==> flow/design.v <==
module ftdi_sync
(
     input           clk_i
    ,input           rst_i
    ,input           ftdi_rxf_i
    ,input           ftdi_txe_i
    ,input  [  7:0]  ftdi_data_in_i
    ,input           inport_valid_i
    ,input  [  7:0]  inport_data_i
    ,input           outport_accept_i
    ,output          ftdi_siwua_o
    ,output          ftdi_wrn_o
    ,output          ftdi_rdn_o
    ,output          ftdi_oen_o
    ,output [  7:0]  ftdi_data_out_o
    ,output          inport_accept_o
    ,output          outport_valid_o
    ,output [  7:0]  outport_data_o
);
wire [7:0] tx_data_w;
wire       tx_valid_w;
wire       tx_accept_w;
wire [6:0] tx_level_w;
ftdi_fifo
#(
    .WIDTH(8),
    .DEPTH(64),
    .ADDR_W(6),
    .COUNT_W(7)
)
u_fifo_out
(
    .clk_i(clk_i),
    .rst_i(rst_i),
    .push_i(inport_valid_i),
    .data_in_i(inport_data_i),
    .accept_o(inport_accept_o),
    .valid_o(tx_valid_w),
    .data_out_o(tx_data_w),
    .pop_i(tx_accept_w),
    .level_o(tx_level_w)
);
wire tx_empty_next_w = (tx_level_w <= 7'd1);
wire [7:0] rx_data_w  = ftdi_data_in_i;
wire       rx_valid_w = !ftdi_rdn_o && !ftdi_rxf_i;
wire       rx_accept_w;
wire [6:0] rx_level_w;
ftdi_fifo
#(
    .WIDTH(8),
    .DEPTH(64),
    .ADDR_W(6),
    .COUNT_W(7)
)
u_fifo_in
(
    .clk_i(clk_i),
    .rst_i(rst_i),
    .push_i(rx_valid_w),
    .data_in_i(rx_data_w),
    .accept_o(rx_accept_w),
    .valid_o(outport_valid_o),
    .data_out_o(outport_data_o),
    .pop_i(outport_accept_i),
    .level_o(rx_level_w)
);
wire rx_full_next_w = (rx_level_w >= 7'd63);
localparam STATE_W           = 2;
localparam STATE_IDLE        = 2'd0;
localparam STATE_TX          = 2'd1;
localparam STATE_RX          = 2'd2;
reg [STATE_W-1:0] state_q;
wire rx_space_w = rx_accept_w;
wire rx_ready_w = !ftdi_rxf_i;
wire tx_space_w = !ftdi_txe_i;
reg  tx_valid_q;
assign tx_accept_w = !tx_valid_q || (state_q == STATE_TX && tx_space_w);
always @ (posedge clk_i or posedge rst_i)
if (rst_i)
    tx_valid_q   <= 1'b0;
else if (tx_accept_w)
    tx_valid_q   <= tx_valid_w;
reg [STATE_W-1:0] next_state_r;
always @ *
begin
    next_state_r = state_q;
    case (state_q)
    STATE_IDLE :
    begin
        if (rx_ready_w && rx_space_w)
            next_state_r    = STATE_RX;
        else if (tx_space_w && (tx_valid_w || tx_valid_q))
            next_state_r    = STATE_TX;
    end
    STATE_RX :
    begin
        if (!rx_ready_w || rx_full_next_w)
            next_state_r  = STATE_IDLE;
    end
    STATE_TX :
    begin
        if (!tx_space_w || tx_empty_next_w)
            next_state_r  = STATE_IDLE;
    end    
    default:
        ;
   endcase
end
always @ (posedge clk_i or posedge rst_i)
if (rst_i)
    state_q   <= STATE_IDLE;
else
    state_q   <= next_state_r;
reg       rdn_q;
reg       wrn_q;
reg       oen_q;
reg [7:0] data_q;
always @ (posedge clk_i or posedge rst_i)
if (rst_i)
    oen_q   <= 1'b1;
else if (state_q == STATE_IDLE && next_state_r == STATE_RX)
    oen_q   <= 1'b0;
else if (state_q == STATE_RX && next_state_r == STATE_IDLE)
    oen_q   <= 1'b1;
always @ (posedge clk_i or posedge rst_i)
if (rst_i)
    rdn_q   <= 1'b1;
else if (state_q == STATE_IDLE && next_state_r == STATE_RX)
    rdn_q   <= 1'b0;
else if (state_q == STATE_RX && next_state_r == STATE_IDLE)
    rdn_q   <= 1'b1;
always @ (posedge clk_i or posedge rst_i)
if (rst_i)
    wrn_q   <= 1'b1;
else if (state_q == STATE_IDLE && next_state_r == STATE_TX)
    wrn_q   <= 1'b0;
else if (state_q == STATE_TX && next_state_r == STATE_IDLE)
    wrn_q   <= 1'b1;
always @ (posedge clk_i or posedge rst_i)
if (rst_i)
    data_q  <= 8'b0;
else if (tx_accept_w)
    data_q  <= tx_data_w;
assign ftdi_wrn_o      = wrn_q;
assign ftdi_rdn_o      = rdn_q;
assign ftdi_oen_o      = oen_q;
assign ftdi_data_out_o = data_q;
assign ftdi_siwua_o    = 1'b1;  
endmodule
module ftdi_fifo
#(
    parameter WIDTH   = 8,
    parameter DEPTH   = 4,
    parameter ADDR_W  = 2,
    parameter COUNT_W = 3
)
(
     input                clk_i
    ,input                rst_i
    ,input  [WIDTH-1:0]   data_in_i
    ,input                push_i
    ,input                pop_i
    ,output [WIDTH-1:0]   data_out_o
    ,output               accept_o
    ,output               valid_o
    ,output [COUNT_W-1:0] level_o
);
reg [WIDTH-1:0]   ram_q[DEPTH-1:0];
reg [ADDR_W-1:0]  rd_ptr_q;
reg [ADDR_W-1:0]  wr_ptr_q;
reg [COUNT_W-1:0] count_q;
always @ (posedge clk_i or posedge rst_i)
if (rst_i)
begin
    count_q   <= {(COUNT_W) {1'b0}};
    rd_ptr_q  <= {(ADDR_W) {1'b0}};
    wr_ptr_q  <= {(ADDR_W) {1'b0}};
end
else
begin
    if (push_i & accept_o)
    begin
        ram_q[wr_ptr_q] <= data_in_i;
        wr_ptr_q        <= wr_ptr_q + 1;
    end
    if (pop_i & valid_o)
        rd_ptr_q      <= rd_ptr_q + 1;
    if ((push_i & accept_o) & ~(pop_i & valid_o))
        count_q <= count_q + 1;
    else if (~(push_i & accept_o) & (pop_i & valid_o))
        count_q <= count_q - 1;
end
/*verilator lint_off WIDTH*/
assign valid_o       = (count_q != 0);
assign accept_o      = (count_q != DEPTH);
/*verilator lint_on WIDTH*/
assign data_out_o    = ram_q[rd_ptr_q];
assign level_o       = count_q;
endmodule
module ftdi_bridge
#(
     parameter MODE             = "SYNC"
    ,parameter CLK_DIV          = 2
    ,parameter GP_OUTPUTS       = 32
    ,parameter GP_INPUTS        = 32
    ,parameter GPIO_ADDRESS     = 32'hf0000000
    ,parameter GP_IN_EVENT_MASK = 0
    ,parameter AXI_ID           = 0
)
(
     input           clk_i
    ,input           rst_i
    ,input           ftdi_rxf_i
    ,input           ftdi_txe_i
    ,input  [  7:0]  ftdi_data_in_i
    ,input           mem_awready_i
    ,input           mem_wready_i
    ,input           mem_bvalid_i
    ,input  [  1:0]  mem_bresp_i
    ,input  [  3:0]  mem_bid_i
    ,input           mem_arready_i
    ,input           mem_rvalid_i
    ,input  [ 31:0]  mem_rdata_i
    ,input  [  1:0]  mem_rresp_i
    ,input  [  3:0]  mem_rid_i
    ,input           mem_rlast_i
    ,input  [ 31:0]  gp_inputs_i
    ,output          ftdi_siwua_o
    ,output          ftdi_wrn_o
    ,output          ftdi_rdn_o
    ,output          ftdi_oen_o
    ,output [  7:0]  ftdi_data_out_o
    ,output          mem_awvalid_o
    ,output [ 31:0]  mem_awaddr_o
    ,output [  3:0]  mem_awid_o
    ,output [  7:0]  mem_awlen_o
    ,output [  1:0]  mem_awburst_o
    ,output          mem_wvalid_o
    ,output [ 31:0]  mem_wdata_o
    ,output [  3:0]  mem_wstrb_o
    ,output          mem_wlast_o
    ,output          mem_bready_o
    ,output          mem_arvalid_o
    ,output [ 31:0]  mem_araddr_o
    ,output [  3:0]  mem_arid_o
    ,output [  7:0]  mem_arlen_o
    ,output [  1:0]  mem_arburst_o
    ,output          mem_rready_o
    ,output [ 31:0]  gp_outputs_o
);
localparam CMD_NOP          = 4'd0;
localparam CMD_WR           = 4'd1;
localparam CMD_RD           = 4'd2;
localparam CMD_GP_WR        = 4'd3;
localparam CMD_GP_RD        = 4'd4;
localparam CMD_GP_RD_CLR    = 4'd5;
localparam CMD_STREAM_ON    = 4'd6;
localparam CMD_STREAM_OFF   = 4'd7;
localparam LEN_W            = 12;
localparam DATA_W           = 8;
localparam STATE_W          = 4;
localparam STATE_IDLE       = 4'd0;
localparam STATE_CMD        = 4'd1;
localparam STATE_LEN        = 4'd2;
localparam STATE_ADDR0      = 4'd3;
localparam STATE_ADDR1      = 4'd4;
localparam STATE_ADDR2      = 4'd5;
localparam STATE_ADDR3      = 4'd6;
localparam STATE_WRITE      = 4'd7;
localparam STATE_READ       = 4'd8;
localparam STATE_DATA0      = 4'd9;
localparam STATE_DATA1      = 4'd10;
localparam STATE_DATA2      = 4'd11;
localparam STATE_DATA3      = 4'd12;
localparam STATE_GP_WR      = 4'd13;
localparam STATE_GP_RD      = 4'd14;
wire [DATA_W-1:0]   data_tx_w;
wire [DATA_W-1:0]   data_rx_w;
wire                wr_w;
wire                rd_w;
wire                wr_accept_w;
wire                rx_ready_w;
wire                read_skip_w;
reg [STATE_W-1:0]   state_q;
reg [LEN_W-1:0]     len_q;
reg [31:0]          mem_addr_q;
reg                 mem_cyc_q;
reg                 mem_wr_q;
reg [1:0]           data_idx_q;
reg [31:0]          data_q;
reg [GP_OUTPUTS-1:0] gp_out_q;
reg [GP_INPUTS-1:0]  gp_in_q;
wire magic_addr_w = (mem_addr_q == 32'd4026531840);
wire wr_byte_w = (state_q == STATE_WRITE) && rx_ready_w && !mem_cyc_q && (len_q != {LEN_W{1'b0}});
reg [STATE_W-1:0] next_state_r;
always @ *
begin
    next_state_r = state_q;
    case (state_q)
    STATE_IDLE :
    begin
        if (rx_ready_w)
            next_state_r    = STATE_CMD;
    end
    STATE_CMD :
    begin
        if (data_rx_w[3:0] == CMD_NOP)
            next_state_r  = STATE_IDLE;
        else if (data_rx_w[3:0] == CMD_WR || data_rx_w[3:0] == CMD_RD)
            next_state_r  = STATE_LEN;
        else if (data_rx_w[3:0] == CMD_GP_WR)
            next_state_r  = STATE_GP_WR;
        else if (data_rx_w[3:0] == CMD_GP_RD)
            next_state_r  = STATE_GP_RD;
        else
            next_state_r  = STATE_IDLE;
    end
    STATE_LEN :
    begin
        if (rx_ready_w)
            next_state_r  = STATE_ADDR0;
    end
    STATE_ADDR0 : if (rx_ready_w) next_state_r  = STATE_ADDR1;
    STATE_ADDR1 : if (rx_ready_w) next_state_r  = STATE_ADDR2;
    STATE_ADDR2 : if (rx_ready_w) next_state_r  = STATE_ADDR3;
    STATE_ADDR3 :
    begin
        if (rx_ready_w && mem_wr_q) 
            next_state_r  = STATE_WRITE;
        else if (rx_ready_w) 
            next_state_r  = STATE_READ;            
    end
    STATE_WRITE :
    begin
        if (len_q == {LEN_W{1'b0}} && (mem_bvalid_i || magic_addr_w))
            next_state_r  = STATE_IDLE;
        else
            next_state_r  = STATE_WRITE;
    end
    STATE_READ :
    begin
        if (mem_rvalid_i || magic_addr_w)
            next_state_r  = STATE_DATA0;
    end
    STATE_DATA0 :
    begin
        if (read_skip_w)
            next_state_r  = STATE_DATA1;
        else if (wr_accept_w && (len_q == {LEN_W{1'b0}}))
            next_state_r  = STATE_IDLE;
        else if (wr_accept_w)
            next_state_r  = STATE_DATA1;
    end
    STATE_DATA1 :
    begin
        if (read_skip_w)
            next_state_r  = STATE_DATA2;
        else if (wr_accept_w && (len_q == {LEN_W{1'b0}}))
            next_state_r  = STATE_IDLE;
        else if (wr_accept_w)
            next_state_r  = STATE_DATA2;
    end
    STATE_DATA2 :
    begin
        if (read_skip_w)
            next_state_r  = STATE_DATA3;
        else if (wr_accept_w && (len_q == {LEN_W{1'b0}}))
            next_state_r  = STATE_IDLE;
        else if (wr_accept_w)
            next_state_r  = STATE_DATA3;
    end
    STATE_DATA3 :
    begin
        if (wr_accept_w && (len_q != {LEN_W{1'b0}}))
            next_state_r  = STATE_READ;
        else if (wr_accept_w)
            next_state_r  = STATE_IDLE;
    end
    STATE_GP_WR :
    begin
        if (rx_ready_w)
            next_state_r  = STATE_IDLE;
    end
    STATE_GP_RD :
    begin
        if (wr_accept_w)
            next_state_r  = STATE_IDLE;
    end
    default:
        ;
   endcase
end
always @ (posedge clk_i or posedge rst_i)
if (rst_i)
    state_q   <= STATE_IDLE;
else
    state_q   <= next_state_r;
assign wr_w = (((state_q == STATE_DATA0) |
               (state_q == STATE_DATA1) |
               (state_q == STATE_DATA2) |
               (state_q == STATE_DATA3)) && !read_skip_w) |
              (state_q == STATE_GP_RD);
assign rd_w = (state_q == STATE_CMD) |
              (state_q == STATE_LEN) |
              (state_q == STATE_ADDR0) |
              (state_q == STATE_ADDR1) |
              (state_q == STATE_ADDR2) |
              (state_q == STATE_ADDR3) |
              (state_q == STATE_WRITE && !mem_cyc_q && len_q != {LEN_W{1'b0}}) |
              (state_q == STATE_GP_WR);
always @ (posedge clk_i or posedge rst_i)
if (rst_i)
    len_q       <= {LEN_W{1'b0}};
else if (state_q == STATE_CMD && rx_ready_w)
    len_q[11:8] <= data_rx_w[7:4];
else if (state_q == STATE_LEN && rx_ready_w)
    len_q[7:0]  <= data_rx_w[7:0];
else if (wr_byte_w)
    len_q       <= len_q - {{(LEN_W-1){1'b0}}, 1'b1};
else if (state_q == STATE_READ && ((mem_cyc_q && mem_rvalid_i) || magic_addr_w))
    len_q       <= len_q - {{(LEN_W-1){1'b0}}, 1'b1};
else if (((state_q == STATE_DATA0) || (state_q == STATE_DATA1) || (state_q == STATE_DATA2)) && wr_accept_w && !read_skip_w)
    len_q       <= len_q - {{(LEN_W-1){1'b0}}, 1'b1};
always @ (posedge clk_i or posedge rst_i)
if (rst_i)
    mem_addr_q        <= 'd0;
else if (state_q == STATE_ADDR0 && rx_ready_w)
    mem_addr_q[31:24] <= data_rx_w;
else if (state_q == STATE_ADDR1 && rx_ready_w)
    mem_addr_q[23:16] <= data_rx_w;
else if (state_q == STATE_ADDR2 && rx_ready_w)
    mem_addr_q[15:8]  <= data_rx_w;
else if (state_q == STATE_ADDR3 && rx_ready_w)
    mem_addr_q[7:0]   <= data_rx_w;
else if (state_q == STATE_WRITE && (mem_cyc_q && mem_bvalid_i))
    mem_addr_q        <= {mem_addr_q[31:2], 2'b0} + 'd4;
else if (state_q == STATE_READ && (mem_cyc_q && mem_rvalid_i))
    mem_addr_q        <= {mem_addr_q[31:2], 2'b0} + 'd4;
always @ (posedge clk_i or posedge rst_i)
if (rst_i)
    data_idx_q <= 2'b0;
else if (state_q == STATE_ADDR3)
    data_idx_q <= data_rx_w[1:0];
else if (wr_byte_w)
    data_idx_q <= data_idx_q + 2'd1;
else if (((state_q == STATE_DATA0) || (state_q == STATE_DATA1) || (state_q == STATE_DATA2)) && (data_idx_q != 2'b0))
    data_idx_q <= data_idx_q - 2'd1;
assign read_skip_w = (data_idx_q != 2'b0);
always @ (posedge clk_i or posedge rst_i)
if (rst_i)
    data_q <= 32'b0;
else if (state_q == STATE_IDLE)
    data_q <= {{(32-GP_INPUTS){1'b0}}, gp_in_q};
else if (wr_byte_w)
begin
    case (data_idx_q)
        2'd0: data_q[7:0]   <= data_rx_w;
        2'd1: data_q[15:8]  <= data_rx_w;
        2'd2: data_q[23:16] <= data_rx_w;
        2'd3: data_q[31:24] <= data_rx_w;
    endcase
end
else if (state_q == STATE_READ && mem_rvalid_i)
    data_q <= mem_rdata_i;
else if (((state_q == STATE_DATA0) || (state_q == STATE_DATA1) || (state_q == STATE_DATA2)) && (wr_accept_w || read_skip_w))
    data_q <= {8'b0, data_q[31:8]};
assign data_tx_w  = data_q[7:0];
assign mem_wdata_o = data_q;
reg mem_awvalid_q;
reg mem_awvalid_r;
reg mem_wvalid_q;
reg mem_wvalid_r;
always @ *
begin
    mem_awvalid_r = 1'b0;
    mem_wvalid_r  = 1'b0;
    if (mem_awvalid_o && !mem_awready_i)
        mem_awvalid_r = mem_awvalid_q;
    else if (mem_awvalid_o)
        mem_awvalid_r = 1'b0;
    else if (wr_byte_w && (data_idx_q == 2'd3 || len_q == 1))
        mem_awvalid_r = !magic_addr_w;
    if (mem_wvalid_o && !mem_wready_i)
        mem_wvalid_r = mem_wvalid_q;
    else if (mem_wvalid_o)
        mem_wvalid_r = 1'b0;
    else if (wr_byte_w && (data_idx_q == 2'd3 || len_q == 1))
        mem_wvalid_r = !magic_addr_w;
end
always @ (posedge clk_i or posedge rst_i)
if (rst_i)
begin
    mem_awvalid_q <= 1'b0;
    mem_wvalid_q  <= 1'b0;
end
else
begin
    mem_awvalid_q <= mem_awvalid_r;
    mem_wvalid_q  <= mem_wvalid_r;
end
assign mem_awvalid_o = mem_awvalid_q;
assign mem_wvalid_o  = mem_wvalid_q;
assign mem_awaddr_o  = {mem_addr_q[31:2], 2'b0};
assign mem_awid_o    = AXI_ID;
assign mem_awlen_o   = 8'b0;
assign mem_awburst_o = 2'b01;
assign mem_wlast_o   = 1'b1;
assign mem_bready_o = 1'b1;
reg mem_arvalid_q;
reg mem_arvalid_r;
always @ *
begin
    mem_arvalid_r = 1'b0;
    if (mem_arvalid_o && !mem_arready_i)
        mem_arvalid_r = mem_arvalid_q;
    else if (mem_arvalid_o)
        mem_arvalid_r = 1'b0;
    else if (state_q == STATE_READ && !mem_cyc_q)
        mem_arvalid_r = !magic_addr_w;
end
always @ (posedge clk_i or posedge rst_i)
if (rst_i)
    mem_arvalid_q <= 1'b0;
else
    mem_arvalid_q <= mem_arvalid_r;
assign mem_arvalid_o = mem_arvalid_q;
assign mem_araddr_o  = {mem_addr_q[31:2], 2'b0};
assign mem_arid_o    = AXI_ID;
assign mem_arlen_o   = 8'b0;
assign mem_arburst_o = 2'b01;
assign mem_rready_o  = 1'b1;
reg [3:0] mem_sel_q;
reg [3:0] mem_sel_r;
always @ *
begin
    mem_sel_r = 4'b1111;
    case (data_idx_q)
    2'd0: mem_sel_r = 4'b0001;
    2'd1: mem_sel_r = 4'b0011;
    2'd2: mem_sel_r = 4'b0111;
    2'd3: mem_sel_r = 4'b1111;
    endcase
    case (mem_addr_q[1:0])
    2'd0: mem_sel_r = mem_sel_r & 4'b1111;
    2'd1: mem_sel_r = mem_sel_r & 4'b1110;
    2'd2: mem_sel_r = mem_sel_r & 4'b1100;
    2'd3: mem_sel_r = mem_sel_r & 4'b1000;
    endcase
end
always @ (posedge clk_i or posedge rst_i)
if (rst_i)
    mem_sel_q    <= 4'b0;
else if (state_q == STATE_IDLE)
    mem_sel_q   <= 4'b1111;
else if (wr_byte_w && (data_idx_q == 2'd3 || len_q == 1))
    mem_sel_q   <= mem_sel_r;
assign mem_wstrb_o  = mem_sel_q;
always @ (posedge clk_i or posedge rst_i)
if (rst_i)
    mem_wr_q    <= 1'b0;
else if (state_q == STATE_CMD && rx_ready_w)
    mem_wr_q    <= (data_rx_w[3:0] == CMD_WR);
always @ (posedge clk_i or posedge rst_i)
if (rst_i == 1'b1)
    mem_cyc_q <= 1'b0;
else if (mem_arvalid_r || mem_awvalid_r)
    mem_cyc_q <= 1'b1;
else if (mem_bvalid_i || mem_rvalid_i)
    mem_cyc_q <= 1'b0;
reg gpio_wr_q;
always @ (posedge clk_i or posedge rst_i)
if (rst_i)
    gpio_wr_q <= 1'b0;
else if (magic_addr_w && wr_byte_w && (data_idx_q == 2'd3 || len_q == 1))
    gpio_wr_q <= 1'b1;
else
    gpio_wr_q <= 1'b0;
always @ (posedge clk_i or posedge rst_i)
if (rst_i)
    gp_out_q <= {(GP_OUTPUTS){1'b0}};
else if (state_q == STATE_GP_WR && rx_ready_w)
    gp_out_q <= {{(GP_OUTPUTS-8){1'b0}}, data_rx_w};
else if (gpio_wr_q)
    gp_out_q <= data_q[GP_OUTPUTS-1:0];
assign gp_outputs_o = gp_out_q;
reg [GP_INPUTS-1:0]  gp_in_r;
always @ *
begin
    if ((state_q == STATE_GP_RD) && wr_accept_w)
        gp_in_r = gp_inputs_i;
    else
        gp_in_r = (gp_in_q & GP_IN_EVENT_MASK) | gp_inputs_i;
end
always @ (posedge clk_i or posedge rst_i)
if (rst_i)
    gp_in_q <= {(GP_INPUTS){1'b0}};
else
    gp_in_q <= gp_in_r;
generate
if (1)
begin
    ftdi_sync
    u_sync
    (
        .clk_i(clk_i),
        .rst_i(rst_i),
        .ftdi_rxf_i(ftdi_rxf_i),
        .ftdi_txe_i(ftdi_txe_i),
        .ftdi_siwua_o(ftdi_siwua_o),
        .ftdi_wrn_o(ftdi_wrn_o),
        .ftdi_rdn_o(ftdi_rdn_o),
        .ftdi_oen_o(ftdi_oen_o),
        .ftdi_data_out_o(ftdi_data_out_o),
        .ftdi_data_in_i(ftdi_data_in_i),
        .outport_valid_o(rx_ready_w),
        .outport_data_o(data_rx_w),
        .outport_accept_i(rd_w),
        .inport_valid_i(wr_w),
        .inport_data_i(data_tx_w),
        .inport_accept_o(wr_accept_w)
    );
end
endgenerate
endmodule
# ---- Reports on ftdi_bridge
# The steps from the RTL of ftdi_bridge to its reports follow in flow order.
# Line numbers count from 1 in the design file above.
# The mark n/a stands for no value.
dict set report inputs {
  design {ftdi_bridge}
  clock_port {clk_i}
  cell_library {sky130hd}
  lib_corner {tt_025C_1v80}
}

# ---- Word-level counts
# Yosys after proc, flatten, opt, wreduce and memory -nomap, before mapping. Print and check cells are not counted. Equal cells are merged and count once.
dict set report word_totals {
  input_bits 94
  regBits 1231
  elab_cells 851
  out_inout_bits 178
}
dict set report op_classes {
  n_logic 28
  n_cmp 2
  reduce_logical 236
  muxes 107
  n_addsub 12
  eq_ne 306
}
# op count
set ops {}
lappend ops {{parallel mux 8 bit (select 64 bit)} 2}
lappend ops {{equality test 6 bit with constant B} 128}
lappend ops {{AND reduction 3 bit} 128}
lappend ops {{equality test 6 x 5 -> 1 bit with constant B} 64}
lappend ops {{two-way mux 8 bit} 42}
lappend ops {{equality test 6 x 4 -> 1 bit with constant B} 32}
lappend ops {{two-way mux 4 bit} 31}
lappend ops {{equality test 6 x 3 -> 1 bit with constant B} 16}
lappend ops {{two-way mux 32 bit} 2}
lappend ops {{parallel mux 4 bit (select 15 bit)} 1}
lappend ops {{equality test 6 x 2 -> 1 bit with constant B} 8}
lappend ops {{logical AND 1 bit} 42}
lappend ops {{adder 32 x 3 -> 32 bit with constant B} 1}
lappend ops {{equality test 32 bit with constant B} 1}
lappend ops {{parallel mux 4 bit (select 4 bit)} 2}
lappend ops {{equality test 4 bit with constant B} 7}
lappend ops {{two-way mux 7 bit} 4}
lappend ops {{adder 6 x 1 -> 6 bit with constant B} 4}
lappend ops {{equality test 6 x 1 -> 1 bit with constant B} 4}
lappend ops {{logical NOT 6 bit} 4}
lappend ops {{equality test 4 x 3 -> 1 bit with constant B} 5}
lappend ops {{nonzero test 2 bit} 8}
lappend ops {{equality test 4 x 2 -> 1 bit with constant B} 4}
lappend ops {{AND reduction 4 bit} 4}
lappend ops {{nonzero test 15 bit} 1}
lappend ops {{nonzero test 3 bit} 5}
lappend ops {{logical OR 1 bit} 14}
lappend ops {{!= test 2 x 1 -> 1 bit with constant B} 7}
# Other operator kinds: 32; their cells: 120.

# ---- Logic depth
# Longest topological path by Yosys (ltp), each cell counted once; first at word level (registers and memories cut), then after technology mapping (sequential cells cut; the memories' decode and read muxes count).
dict set report depth {
  depth_word 12
  abc_area 0
  ltp_mapped 19
  depth_no_buf 18
}

# ---- Netlist
# Source: synth_stat.txt of the flow (Yosys; design flattened, memories mapped). It holds for the ABC_AREA given above (unset counts as 0); a run with the other value may have another netlist.
# Totals and module areas in this step are rounded.
dict set report synth_totals {
  synth_area_um2 51230
  flip_flops 1243
  cells 3746
  buffers 292
  seqArea_um2 36230
}
# cell_type count area_total_um2
set by_type {}
lappend by_type {sky130_fd_sc_hd__edfxtp_1 1024 3.07E+04}
lappend by_type {sky130_fd_sc_hd__dfrtp_1 215 5380.16}
lappend by_type {sky130_fd_sc_hd__a22oi_1 286 2.15E+03}
lappend by_type {sky130_fd_sc_hd__nor2_1 322 1.21E+03}
lappend by_type {sky130_fd_sc_hd__nand3_1 210 1.05E+03}
lappend by_type {sky130_fd_sc_hd__nand2_1 275 1032.24}
lappend by_type {sky130_fd_sc_hd__buf_4 100 750.72}
lappend by_type {sky130_fd_sc_hd__nand4_1 117 731.952}
lappend by_type {sky130_fd_sc_hd__mux2i_1 64 640.614}
lappend by_type {sky130_fd_sc_hd__and3_1 89 556.784}
lappend by_type {sky130_fd_sc_hd__clkbuf_1 138 517.997}
lappend by_type {sky130_fd_sc_hd__a21oi_1 89 445.427}
lappend by_type {sky130_fd_sc_hd__ha_1 35 437.92}
lappend by_type {sky130_fd_sc_hd__o21ai_0 85 425.408}
lappend by_type {sky130_fd_sc_hd__a32oi_1 41 359.094}
lappend by_type {sky130_fd_sc_hd__xnor2_1 34 297.786}
lappend by_type {sky130_fd_sc_hd__nor3_1 59 295.283}
lappend by_type {sky130_fd_sc_hd__a22o_1 29 253.994}
# Other cell types: 71; their cells: 534.
# The figures by module come from a second, unflattened synthesis with its own total; it is not the netlist above.
dict set report unflattened {
  hier_cells 4064
  area_unflattened_um2 52840
}
# Rows give one instance, submodules left out.
# module cells n_inst mod_area_um2 mod_seq_area_um2
set by_module {}
lappend by_module {ftdi_fifo 1503 2 21540 15850}
lappend by_module {ftdi_bridge 999 1 9091 4180}
lappend by_module {ftdi_sync 59 1 676.9 354.1}

# ---- Timing after synthesis
# Path of least setup slack by OpenSTA after synthesis, without wires, with an ideal clock, recovery checks aside; 20% of the period is set as input and as output delay. Where synthesis merged equal registers, the netlist keeps one of their names.
dict set report synth_timing {
  path_kind {input to register}
  from {input rst_i}
  to {register genblk1.u_sync.u_fifo_in.ram_q[60][0]}
  arrival_time_ps 8857
  path_slack_ps 859
  t_first_pin_ps 2000
  path_stages 4
  period_ps 10000
  input_delay_ps 2000
  t_required_ps 9715
  delay_ps 7142
  synth_period_reached_ps 9141
}
# "delay_ps" is the arrival time less input delay plus setup time.
# "path_stages" counts driving pins, that of a launching flip-flop among them; a cell with two outputs on the path counts twice.
# "synth_period_reached_ps" = period - worst setup slack (recovery checks aside). The figure is calculated, with input and output delays left at 20% of the set period.
# The rows between start and end are the longest chain of elaborated cells between them; the timing report does not say that the signal goes this way. Where chains are equally long, one stands for them.
# A line is the first line of the expression or statement that the cell stems from. Yosys adds cells for indexed reads and writes and turns some case tables into memories.
dict set report synth_via {
  cell_sequence {sky130_fd_sc_hd__clkinv_1 > sky130_fd_sc_hd__and3_1 > sky130_fd_sc_hd__nand3_1 > sky130_fd_sc_hd__nor2_1}
  elab_chain_len 2
  cone_cells 2
  lines_between 0
  cone_classes {1 x logic; 1 x reduce/logical}
}
# item line
set synth_rtl {}
lappend synth_rtl {{start, declared} 212} ;# ,input           rst_i
lappend synth_rtl {{inverter 1 bit} n/a}
lappend synth_rtl {{AND reduction 3 bit} n/a}
lappend synth_rtl {{end, assigned} 183} ;# ram_q[wr_ptr_q] <= data_in_i;
lappend synth_rtl {{end, declared} 168} ;# reg [WIDTH-1:0]   ram_q[DEPTH-1:0];

# ---- Worst path after layout
# Path of least setup slack in the final report of flow run B (OpenROAD, finished layout, wires in). Where an end is a register, its clock arrival counts in the times.
# The report prints the path's times to 10 ps; the period is as set.
dict set report layout_timing {
  path_kind {register to register}
  from {register genblk1.u_sync.u_fifo_in.rd_ptr_q[0]}
  to {register data_q[21]}
  path_slack_ps 0
  path_stages 16
  t_required_ps 5440
  arrival_time_ps 5440
  t_first_pin_ps 800
  period_ps 4690
}
# The rows between start and end are the longest chain of elaborated cells between them; the timing report does not say that the signal goes this way. Where chains are equally long, one stands for them.
# A register here has more assigning lines than the two given.
dict set report layout_via {
  cell_sequence {sky130_fd_sc_hd__dfrtp_1 > sky130_fd_sc_hd__inv_1 > sky130_fd_sc_hd__ha_1 > sky130_fd_sc_hd__buf_12 > sky130_fd_sc_hd__nor3b_2 > sky130_fd_sc_hd__buf_4 > sky130_fd_sc_hd__and2_1 > sky130_fd_sc_hd__buf_4 > sky130_fd_sc_hd__a32oi_1 > sky130_fd_sc_hd__nand4_1 > sky130_fd_sc_hd__nor4_4 > sky130_fd_sc_hd__nand3_1 > sky130_fd_sc_hd__buf_4 > sky130_fd_sc_hd__buf_4 > sky130_fd_sc_hd__a2111oi_0 > sky130_fd_sc_hd__nor3_1}
  elab_chain_len 5
  cone_cells 68
  lines_between 4
  cone_classes {63 x eq/ne; 4 x mux; 1 x reduce/logical}
}
# item line
set layout_rtl {}
lappend layout_rtl {{start, declared} 169} ;# reg [ADDR_W-1:0]  rd_ptr_q;
lappend layout_rtl {{start, assigned} 176} ;# rd_ptr_q  <= {(ADDR_W) {1'b0}};
lappend layout_rtl {{start, assigned} 187} ;# rd_ptr_q      <= rd_ptr_q + 1;
lappend layout_rtl {{equality test 6 bit} 197} ;# assign data_out_o    = ram_q[rd_ptr_q];
lappend layout_rtl {{parallel mux 8 bit (select 64 bit)} 197}
lappend layout_rtl {{two-way mux 8 bit} 456} ;# case (data_idx_q)
lappend layout_rtl {{two-way mux 8 bit} 454} ;# else if (wr_byte_w)
lappend layout_rtl {{two-way mux 8 bit} 452} ;# else if (state_q == STATE_IDLE)
lappend layout_rtl {{end, assigned} 453} ;# data_q <= {{(32-GP_INPUTS){1'b0}}, gp_in_q};
lappend layout_rtl {{end, assigned} 459} ;# 2'd2: data_q[23:16] <= data_rx_w;
lappend layout_rtl {{end, declared} 290} ;# reg [31:0]          data_q;

Appendix: measured runs

Measured results for ftdi_bridge: 3 stored runs of the Yosys and OpenROAD flow on sky130hd. The settings differ; the order carries no meaning. The constraints put input and output delay at 20% of the set period each and load the outputs with 0.01 pF.
"period_less_ws_ps" = clock period - worst setup slack. The figure is calculated, with input and output delays left at 20% of the set period.
By "worstPathTime_ps" is meant the share of the clock period that the worst setup path is allowed (20% is reserved at inputs, 20% at outputs), minus its slack. Clock arrival times at its registers enter into it.
"power_mw": no workload was simulated; the value follows from the tool's default switching activity.
"worstPathTime_ps" is given in steps of 10 ps.
Results are given in rounded form.

[flow] flow run A: files
==> flow/run.sh <==
#!/bin/bash
# the make line also repeats the synthesis and layout settings of config.mk as NAME=value (left out here)
make -C /OpenROAD-flow-scripts/flow DESIGN_CONFIG=/design/flow/config.mk WORK_HOME=/design/flow/orfs CLKGATE_MAP_FILE= finish
==> flow/config.mk <==
export PLATFORM = sky130hd
export DESIGN_NAME = ftdi_bridge
export DESIGN_NICKNAME = ftdi_bridge
export VERILOG_FILES = /design/flow/design.v
export SDC_FILE = /design/flow/constraint.sdc
export NUM_CORES = 4
export LEC_CHECK = 0
export ABC_AREA = 1
export CAP_MARGIN = 5
export CELL_PAD_IN_SITES_DETAIL_PLACEMENT = 0
export CELL_PAD_IN_SITES_GLOBAL_PLACEMENT = 1
export CORE_ASPECT_RATIO = 0.63
export CORE_MARGIN = 5
export CORE_UTILIZATION = 69
export CTS_CLUSTER_DIAMETER = 287
export CTS_CLUSTER_SIZE = 95
export GPL_ROUTABILITY_DRIVEN = 0
export GPL_TIMING_DRIVEN = 1
export HOLD_SLACK_MARGIN = 0.22
export MAX_ROUTING_LAYER = met4
export MIN_ROUTING_LAYER = met2
export PLACE_DENSITY = 0.37
export SETUP_SLACK_MARGIN = -0.2
export SLEW_MARGIN = 30
==> flow/constraint.sdc <==
create_clock -name core_clock -period 4.69 [get_ports {clk_i}]
set_input_delay 0.9380 -clock core_clock [delete_from_list [all_inputs] [get_ports {clk_i}]]
set_output_delay 0.9380 -clock core_clock [all_outputs]
set_load 0.01 [all_outputs]

[flow] flow run A: no results, routing failed with GRT-0116

[flow] flow run B: files
==> flow/run.sh <==
#!/bin/bash
# the make line also repeats the synthesis and layout settings of config.mk as NAME=value (left out here)
make -C /OpenROAD-flow-scripts/flow DESIGN_CONFIG=/design/flow/config.mk WORK_HOME=/design/flow/orfs CLKGATE_MAP_FILE= finish
==> flow/config.mk <==
export PLATFORM = sky130hd
export DESIGN_NAME = ftdi_bridge
export DESIGN_NICKNAME = ftdi_bridge
export VERILOG_FILES = /design/flow/design.v
export SDC_FILE = /design/flow/constraint.sdc
export NUM_CORES = 4
export LEC_CHECK = 0
export ABC_AREA = 0
export CAP_MARGIN = 5
export CELL_PAD_IN_SITES_DETAIL_PLACEMENT = 0
export CELL_PAD_IN_SITES_GLOBAL_PLACEMENT = 1
export CORE_ASPECT_RATIO = 0.63
export CORE_MARGIN = 8
export CORE_UTILIZATION = 20
export CTS_CLUSTER_DIAMETER = 265
export CTS_CLUSTER_SIZE = 95
export GPL_TIMING_DRIVEN = 1
export MAX_ROUTING_LAYER = met5
export PLACE_DENSITY_LB_ADDON = 0.08
export SETUP_SLACK_MARGIN = -0.2
export SLEW_MARGIN = 10
==> flow/constraint.sdc <==
create_clock -name core_clock -period 4.69 [get_ports {clk_i}]
set_input_delay 0.9380 -clock core_clock [delete_from_list [all_inputs] [get_ports {clk_i}]]
set_output_delay 0.9380 -clock core_clock [all_outputs]
set_load 0.01 [all_outputs]

[flow] flow run B: metrics
[metrics] synthesis_area_um2 = 51230
[metrics] dieArea_um2 = 273000
[metrics] stdcell_area_um2 = 60890
[metrics] final_util_pct = 23.9
[metrics] worst_setup_slack_ps = -4
[metrics] setup_tns_ps = -5
[metrics] final_hold_ws_ps = 489
[metrics] power_mw = 34.10
[metrics] period_less_ws_ps = 4694
[metrics] worstPathTime_ps = 4690
[metrics] critical_path_kind = register to register

[flow] flow run C: files
==> flow/run.sh <==
#!/bin/bash
# the make line also repeats the synthesis and layout settings of config.mk as NAME=value (left out here)
make -C /OpenROAD-flow-scripts/flow DESIGN_CONFIG=/design/flow/config.mk WORK_HOME=/design/flow/orfs CLKGATE_MAP_FILE= finish
==> flow/config.mk <==
export PLATFORM = sky130hd
export DESIGN_NAME = ftdi_bridge
export DESIGN_NICKNAME = ftdi_bridge
export VERILOG_FILES = /design/flow/design.v
export SDC_FILE = /design/flow/constraint.sdc
export NUM_CORES = 4
export LEC_CHECK = 0
export CAP_MARGIN = 20
export CORE_ASPECT_RATIO = 1.71
export CORE_MARGIN = 2
export CORE_UTILIZATION = 40
export SETUP_SLACK_MARGIN = -0.88
export SLEW_MARGIN = 20
==> flow/constraint.sdc <==
create_clock -name core_clock -period 10.0 [get_ports {clk_i}]
set_input_delay 2.0000 -clock core_clock [delete_from_list [all_inputs] [get_ports {clk_i}]]
set_output_delay 2.0000 -clock core_clock [all_outputs]
set_load 0.01 [all_outputs]

[flow] flow run C: metrics
[metrics] synthesis_area_um2 = 51230
[metrics] dieArea_um2 = 131000
[metrics] stdcell_area_um2 = 59600
[metrics] final_util_pct = 46.9
[metrics] worst_setup_slack_ps = 4266
[metrics] setup_tns_ps = 0
[metrics] final_hold_ws_ps = 454
[metrics] power_mw = 17.05
[metrics] period_less_ws_ps = 5734
[metrics] worstPathTime_ps = 5730
[metrics] critical_path_kind = register to register
